==> flow/design.v <==
module APB_MASTER(PCLK,PRESETn,PREADY,ST,WEN,APB_WADRS,APB_RADRS,APB_WDATA,PRDATA,PSEL,PLSVERR,PENABLE,PWRITE,PADDR,PWDATA,APB_RDATA_OUT);
input ST,WEN;
input [8:0] APB_WADRS,APB_RADRS;
input [7:0] APB_WDATA;
output [7:0] APB_RDATA_OUT;
input PCLK,PRESETn,PREADY;
input [7:0] PRDATA;
output reg PSEL,PLSVERR;
output reg PENABLE,PWRITE;
output reg [8:0] PADDR;
output reg [7:0] PWDATA;
reg [1:0] PS,NS;
localparam  IDLE=2'b00,
            SETUP=2'b01,
            ACCESS=2'b10;
reg setup_error;
reg invalid_setup_error;
reg [7:0] rdata;
assign APB_RDATA_OUT = rdata;
always @(posedge PCLK)
begin
    if(!PRESETn)
        PS<=IDLE;
    else
        PS<=NS;
end
always @(*)
begin
    case(PS)
        IDLE:
        begin
            if(ST)
            begin
                NS=SETUP;
            end
            else
            begin
                NS=IDLE;
            end
        end
        SETUP:
        begin
            NS=ACCESS;
        end
        ACCESS:
        begin
            if(!PREADY)
                NS=ACCESS;
            else
            begin
                if(ST)
                    NS=SETUP;
                else
                    NS=IDLE;
            end
        end
        default:NS=IDLE;
    endcase
end
always @(posedge PCLK)
begin
    if(!PRESETn)
    begin
        PSEL     <= 0;
        PENABLE  <= 0;
        PWRITE   <= 0;
        PADDR    <= 0;
        PWDATA   <= 0;
    end
    else
    case(NS)
        IDLE:
        begin
            PSEL     <= 0;
            PENABLE  <= 0;
            PWRITE   <= 0;
            PADDR    <= 0;
            PWDATA   <= 0;
        end
        SETUP:
        begin
            PSEL    <= 1;
            PENABLE <= 0;
            PWRITE  <= WEN;
            PADDR   <= WEN ? APB_WADRS : APB_RADRS;
            PWDATA  <= APB_WDATA;
        end
        ACCESS:
        begin
            PSEL    <= 1;
            PENABLE <= 1;
        end
        default:
        begin
            PSEL     <= 0;
            PENABLE  <= 0;
            PWRITE   <= 0;
            PADDR    <= 0;
            PWDATA   <= 0;
        end
    endcase
end
always @(posedge PCLK)
begin
    if(!PRESETn)
        rdata <= 0;
    else if (PS == ACCESS && !PWRITE && PREADY)
        rdata <= PRDATA;
end
always @(*)
begin
    if (PADDR > 9'h03F)
        setup_error = 1'b1;
    else
        setup_error = 1'b0;
    invalid_setup_error = setup_error;
end
always @(posedge PCLK)
begin
    if(!PRESETn)
        PLSVERR <= 0;
    else
        PLSVERR <= invalid_setup_error;
end
endmodule
module APB_SLAVE(
 input PCLK,PRESETn,
 input PSEL,PENABLE,PWRITE,
 input [7:0]PADDR,PWDATA,
 output [7:0]PRDATA,
 output reg PREADY );
reg [7:0] mem [0:63];
assign PRDATA = (PADDR < 8'd64) ? mem[PADDR[5:0]] : 8'h00;
always @(*)
begin
 if(!PRESETn)
      PREADY = 0;
 else if(PSEL && PENABLE)
      PREADY = 1;
 else
      PREADY = 0;
end
always @(posedge PCLK)
begin
 if(PREADY && PWRITE && (PADDR < 8'd64))
      mem[PADDR[5:0]] <= PWDATA;
end
endmodule
module APB_TOP(
    input PCLK, PRESETn,
    input ST, WEN,
    input [8:0] APB_WADRS, APB_RADRS,
    input [7:0] APB_WDATA,
    output [7:0] APB_RDATA_OUT,
    output PSLVERR
);
    wire PSEL, PENABLE, PWRITE, PREADY;
    wire [8:0] PADDR;
    wire [7:0] PWDATA, PRDATA;
    APB_MASTER MASTER_INST (
        .PCLK(PCLK),
        .PRESETn(PRESETn),
        .PREADY(PREADY),
        .ST(ST),
        .WEN(WEN),
        .APB_WADRS(APB_WADRS),
        .APB_RADRS(APB_RADRS),
        .APB_WDATA(APB_WDATA),
        .PRDATA(PRDATA),
        .PSEL(PSEL),
        .PLSVERR(PSLVERR),
        .PENABLE(PENABLE),
        .PWRITE(PWRITE),
        .PADDR(PADDR),
        .PWDATA(PWDATA),
        .APB_RDATA_OUT(APB_RDATA_OUT)
    );
    APB_SLAVE SLAVE_INST (
        .PCLK(PCLK),
        .PRESETn(PRESETn),
        .PSEL(PSEL),
        .PENABLE(PENABLE),
        .PWRITE(PWRITE),
        .PADDR(PADDR[7:0]),  
        .PWDATA(PWDATA),
        .PRDATA(PRDATA),
        .PREADY(PREADY)
    );
endmodule
Ticket comment

* From RTL to reports: APB_TOP *
Module APB_TOP before and after one edit of its RTL, step after step.
Lines under "original" count in the file above, lines under "edited" in the edited file.
"difference" is "edited" less "original", of the values as shown.
Operators carry their Yosys type and port widths (W data, S select, Z words).
A cell with - has no value.

set-up
  top module = APB_TOP
  clock = PCLK
  cell library = sky130hd
  corner = tt_025C_1v80

* The edit *
Unified diff, file above to edited file.
This change comes from a script, not from a designer. The edited design behaves differently; no optimisation was intended.

begin of diff
@@ -1,5 +1,5 @@
 module APB_MASTER(PCLK,PRESETn,PREADY,ST,WEN,APB_WADRS,APB_RADRS,APB_WDATA,PRDATA,PSEL,PLSVERR,PENABLE,PWRITE,PADDR,PWDATA,APB_RDATA_OUT);
 input ST,WEN;
-input [8:0] APB_WADRS,APB_RADRS;
+input [6:0] APB_WADRS,APB_RADRS;
 input [7:0] APB_WDATA;
 output [7:0] APB_RDATA_OUT;
end of diff

* Word level *
Source: Yosys, flattened and elaborated, memories not mapped. Widths are those after wreduce. Print and check cells do not count. Equal cells are merged and count once.
Yosys's memory passes give these memory sizes; they may raise the number of words (mostly to a power of two), join words into wider ones and drop unused or constant bits.

word-level totals
  what                             original  edited  difference
  bits in registers                31        31      0
  bits in writable memories        512       512     0
  word width x clocked read ports  8         8       0
  memories kept                    1         1       0
  input port bits                  30        30      0
  cells after elaboration          41        41      0

cells by class
  what                   original  edited  difference
  magnitude comparators  2         2       0
  eq/ne operators        4         4       0
  muxes and demuxes      18        18      0
  reduce/logical cells   8         8       0

memory list
  what                                          original                   edited
  shape (words x width / read and write ports)  SLAVE_INST.mem 64x8 r1 w1  SLAVE_INST.mem 64x8 r1 w1

operators by type and width
  cell     original  edited  difference
  $mux W9  1         0       -1
  $mux W7  0         1       +1

Operator kinds equal on both sides are left out: 16.

* Logic depth *
Longest topological path by Yosys (ltp), each cell counted once; first at word level (registers and memories cut), then after technology mapping (sequential cells cut; the memories' decode and read muxes count).

logic depth
  what                           original  edited  difference
  depth in word-level cells      9         9       0
  ABC_AREA                       0         0       -
  gate-level depth with buffers  10        10      0
  gate-level depth less buffers  8         8       0

* Mapped cells and area *
Yosys stat after the flow's synthesis: flattened, memories mapped to cells. It holds for the ABC_AREA given above (unset counts as 0); a run with the other value may have another netlist.

synthesis totals
  what                     original  edited   difference
  cells in the netlist     1085      1048     -37
  chip area (Yosys) (µm²)  21252.9   21246.6  -6.3
  mapped flip-flops        550       548      -2
  buffer cells             61        53       -8

cells by type
  type                        original  edited  difference
  sky130_fd_sc_hd__mux2i_1    117       39      -78
  sky130_fd_sc_hd__mux4_2     88        105     +17
  sky130_fd_sc_hd__nor2_1     74        91      +17
  sky130_fd_sc_hd__a22o_1     25        9       -16
  sky130_fd_sc_hd__a221oi_1   16        1       -15
  sky130_fd_sc_hd__mux4_1     0         15      +15
  sky130_fd_sc_hd__a22oi_1    16        2       -14
  sky130_fd_sc_hd__nand2_1    21        34      +13
  sky130_fd_sc_hd__a2111oi_0  12        2       -10
  sky130_fd_sc_hd__nor3_1     2         11      +9
  sky130_fd_sc_hd__nor2b_1    20        13      -7
  sky130_fd_sc_hd__mux2_2     4         11      +7
  sky130_fd_sc_hd__buf_6      5         11      +6
  sky130_fd_sc_hd__clkbuf_1   21        16      -5
  sky130_fd_sc_hd__a211o_1    8         3       -5
  sky130_fd_sc_hd__a211oi_1   8         13      +5
  sky130_fd_sc_hd__buf_1      7         2       -5
  sky130_fd_sc_hd__o221ai_1   0         5       +5

Cell types equal on both sides are left out: 5.
The list need not be complete.
By module: a second synthesis without flattening, with its own total; a netlist apart from the flattened one above.

second synthesis, totals
  what                                           original  edited   difference
  cells (unflattened synthesis)                  1339      1317     -22
  area total of the unflattened synthesis (µm²)  21561.9   21403.0  -158.9

Rows give one instance, submodules left out.

modules, original
  module      times used  cells  area (µm²)  sequential area (µm²)
  APB_SLAVE   1           1211   20238.2     15374.7
  APB_MASTER  1           128    1323.8      640.6
  APB_TOP     1           0      0.0         0.0

modules, edited
  module      times used  cells  area (µm²)  sequential area (µm²)
  APB_SLAVE   1           1211   20238.2     15374.7
  APB_MASTER  1           106    1164.9      600.6
  APB_TOP     1           0      0.0         0.0

* Path before layout *
Path of least setup slack by OpenSTA after synthesis, without wires, with an ideal clock, recovery checks aside; 20% of the period is set as input and as output delay. Where synthesis merged equal registers, the netlist keeps one of their names.

timing path after synthesis
  what                                 original                       edited                        difference
  kind                                 in2reg                         in2reg                        -
  start                                input PRESETn                  input PRESETn                 -
  end                                  register MASTER_INST.PADDR[4]  memory SLAVE_INST.mem[62][0]  -
  clock period (ps)                    2700                           2700                          0
  external input delay (ps)            540                            540                           0
  setup time (ps)                      85                             370                           +285
  data arrival time (ps)               2202                           1941                          -261
  slack (ps)                           413                            389                           -24
  path delay (ps)                      1747                           1771                          +24
  stages                               10                             5                             -5
  buffers on the path                  3                              1                             -2
  period reached after synthesis (ps)  2287                           2311                          +24

"path delay" is the arrival time less input delay plus setup time.
"stages" counts driving pins, that of a launching flip-flop among them; a cell with two outputs on the path counts twice.
"period reached after synthesis" = period - worst setup slack (recovery checks aside). The figure is calculated, with input and output delays left at 20% of the set period.
Between the ends stands the longest chain of elaborated cells between them, by number of cells; it is not shown to be the way that was timed. Of several equally long chains one is given.
A line is the first line of the expression or statement that the cell stems from. Yosys adds cells for indexed reads and writes and turns some case tables into memories.
A register here has more assigning lines than the two given.

between the ends, after synthesis, original
  cells stage by stage = sky130_fd_sc_hd__clkbuf_1 -> sky130_fd_sc_hd__and3_1 -> sky130_fd_sc_hd__and2_1 -> sky130_fd_sc_hd__o21ai_0 -> sky130_fd_sc_hd__ha_1 -> sky130_fd_sc_hd__and2_1 -> sky130_fd_sc_hd__clkbuf_1 -> sky130_fd_sc_hd__clkbuf_1 -> sky130_fd_sc_hd__nand2_1 -> sky130_fd_sc_hd__o21ai_0
  cells in the longest elaborated chain = 5

ends and longest elaborated chain, after synthesis, original
  what          RTL line  source
  from (decl)   150       input PCLK, PRESETn,
  $mux W1       136       if(!PRESETn)
  $mux W2       47        if(!PREADY)
  $pmux W2 S3   29        case(PS)
  $eq A2 B2 Y1  71        case(NS)
  $pmux W9 S2   71
  to (assign)   67        PADDR    <= 0;
  to (assign)   85        PADDR   <= WEN ? APB_WADRS : APB_RADRS;
  to (decl)     10        output reg [8:0] PADDR;

edited: Only ways into the end's enable, where the timed path ends, are counted here.

between the ends, after synthesis, edited
  cells stage by stage = sky130_fd_sc_hd__clkbuf_1 -> sky130_fd_sc_hd__nand3_1 -> sky130_fd_sc_hd__nor4_1 -> sky130_fd_sc_hd__nand3_1 -> sky130_fd_sc_hd__nor2_1
  cells in the longest elaborated chain = 4

ends and longest elaborated chain, after synthesis, edited
  what                              RTL line  source
  from (decl)                       150       input PCLK, PRESETn,
  $mux W1                           136       if(!PRESETn)
  $logic_and A1 B1 Y1 (2 in a row)  145       if(PREADY && PWRITE && (PADDR < 8'd64))
  $mux W6                           145
  to (decl)                         132       reg [7:0] mem [0:63];

* Timing after layout *
Path of least setup slack in the final report of the runs of pair A (OpenROAD, finished layout, wires in). Where an end is a register, its clock arrival counts in the times.
The path's times are printed in steps of 10 ps; the period is the one set.

timing path post-layout
  what                    original                       edited                         difference
  kind                    reg2reg                        reg2reg                        -
  start                   register (name not given)      register (name not given)      -
  end                     register MASTER_INST.rdata[5]  register MASTER_INST.rdata[7]  -
  clock period (ps)       2470                           2470                           0
  setup time (ps)         110                            110                            0
  data arrival time (ps)  2990                           2680                           -310
  slack (ps)              -10                            280                            +290
  stages                  9                              8                              -1
  buffers on the path     3                              2                              -1

between the ends, post-layout, original
  cells stage by stage = sky130_fd_sc_hd__dfxtp_4 -> sky130_fd_sc_hd__buf_12 -> sky130_fd_sc_hd__buf_12 -> sky130_fd_sc_hd__mux4_2 -> sky130_fd_sc_hd__mux4_2 -> sky130_fd_sc_hd__nor2b_2 -> sky130_fd_sc_hd__a2111oi_2 -> sky130_fd_sc_hd__buf_4 -> sky130_fd_sc_hd__a211o_1

ends and longest elaborated chain, post-layout, original
  what         RTL line  source
  to (assign)  106       rdata <= 0;
  to (assign)  108       rdata <= PRDATA;
  to (decl)    18        reg [7:0] rdata;

original: No chain of elaborated cells between the ends is given.

between the ends, post-layout, edited
  cells stage by stage = sky130_fd_sc_hd__dfxtp_4 -> sky130_fd_sc_hd__buf_16 -> sky130_fd_sc_hd__buf_12 -> sky130_fd_sc_hd__mux4_2 -> sky130_fd_sc_hd__mux2i_2 -> sky130_fd_sc_hd__nand2_1 -> sky130_fd_sc_hd__o2111a_2 -> sky130_fd_sc_hd__a221o_1

ends and longest elaborated chain, post-layout, edited
  what         RTL line  source
  to (assign)  106       rdata <= 0;
  to (assign)  108       rdata <= PRDATA;
  to (decl)    18        reg [7:0] rdata;

edited: No chain of elaborated cells between the ends is given.

* Layout results *
Runs of the flow (Yosys, OpenROAD) on both versions; the two runs of a pair have the same settings. The constraints put input and output delay at 20% of the set period each and load the outputs with 0.01 pF.

flow settings, pair A
  CORE_UTILIZATION = 40
  SETUP_SLACK_MARGIN = 1.0
  period_ns = 2.47
  CAP_MARGIN = 20
  CORE_MARGIN = 2
  SLEW_MARGIN = 20

measured results, pair A
  what                                     original  edited   difference
  chip area after synthesis (Yosys) (µm²)  21252.9   21246.6  -6.3
  area of the die (µm²)                    54992.6   54976.2  -16.4
  standard-cell area after layout (µm²)    26700.6   27777.9  +1077.3
  worst setup slack after layout (ps)      -13       279      +292
  setup total negative slack (ps)          -34       0        +34
  total power of the final layout (mW)     19.171    19.297   +0.126
  reached clock period (ps)                2483      2191     -292

"reached clock period" is the run's clock period less its worst setup slack. It is reckoned from that one timing run; input and output delays stay at 20% of the period that was set.
"total power of the final layout": no workload was simulated; the value follows from the tool's default switching activity.
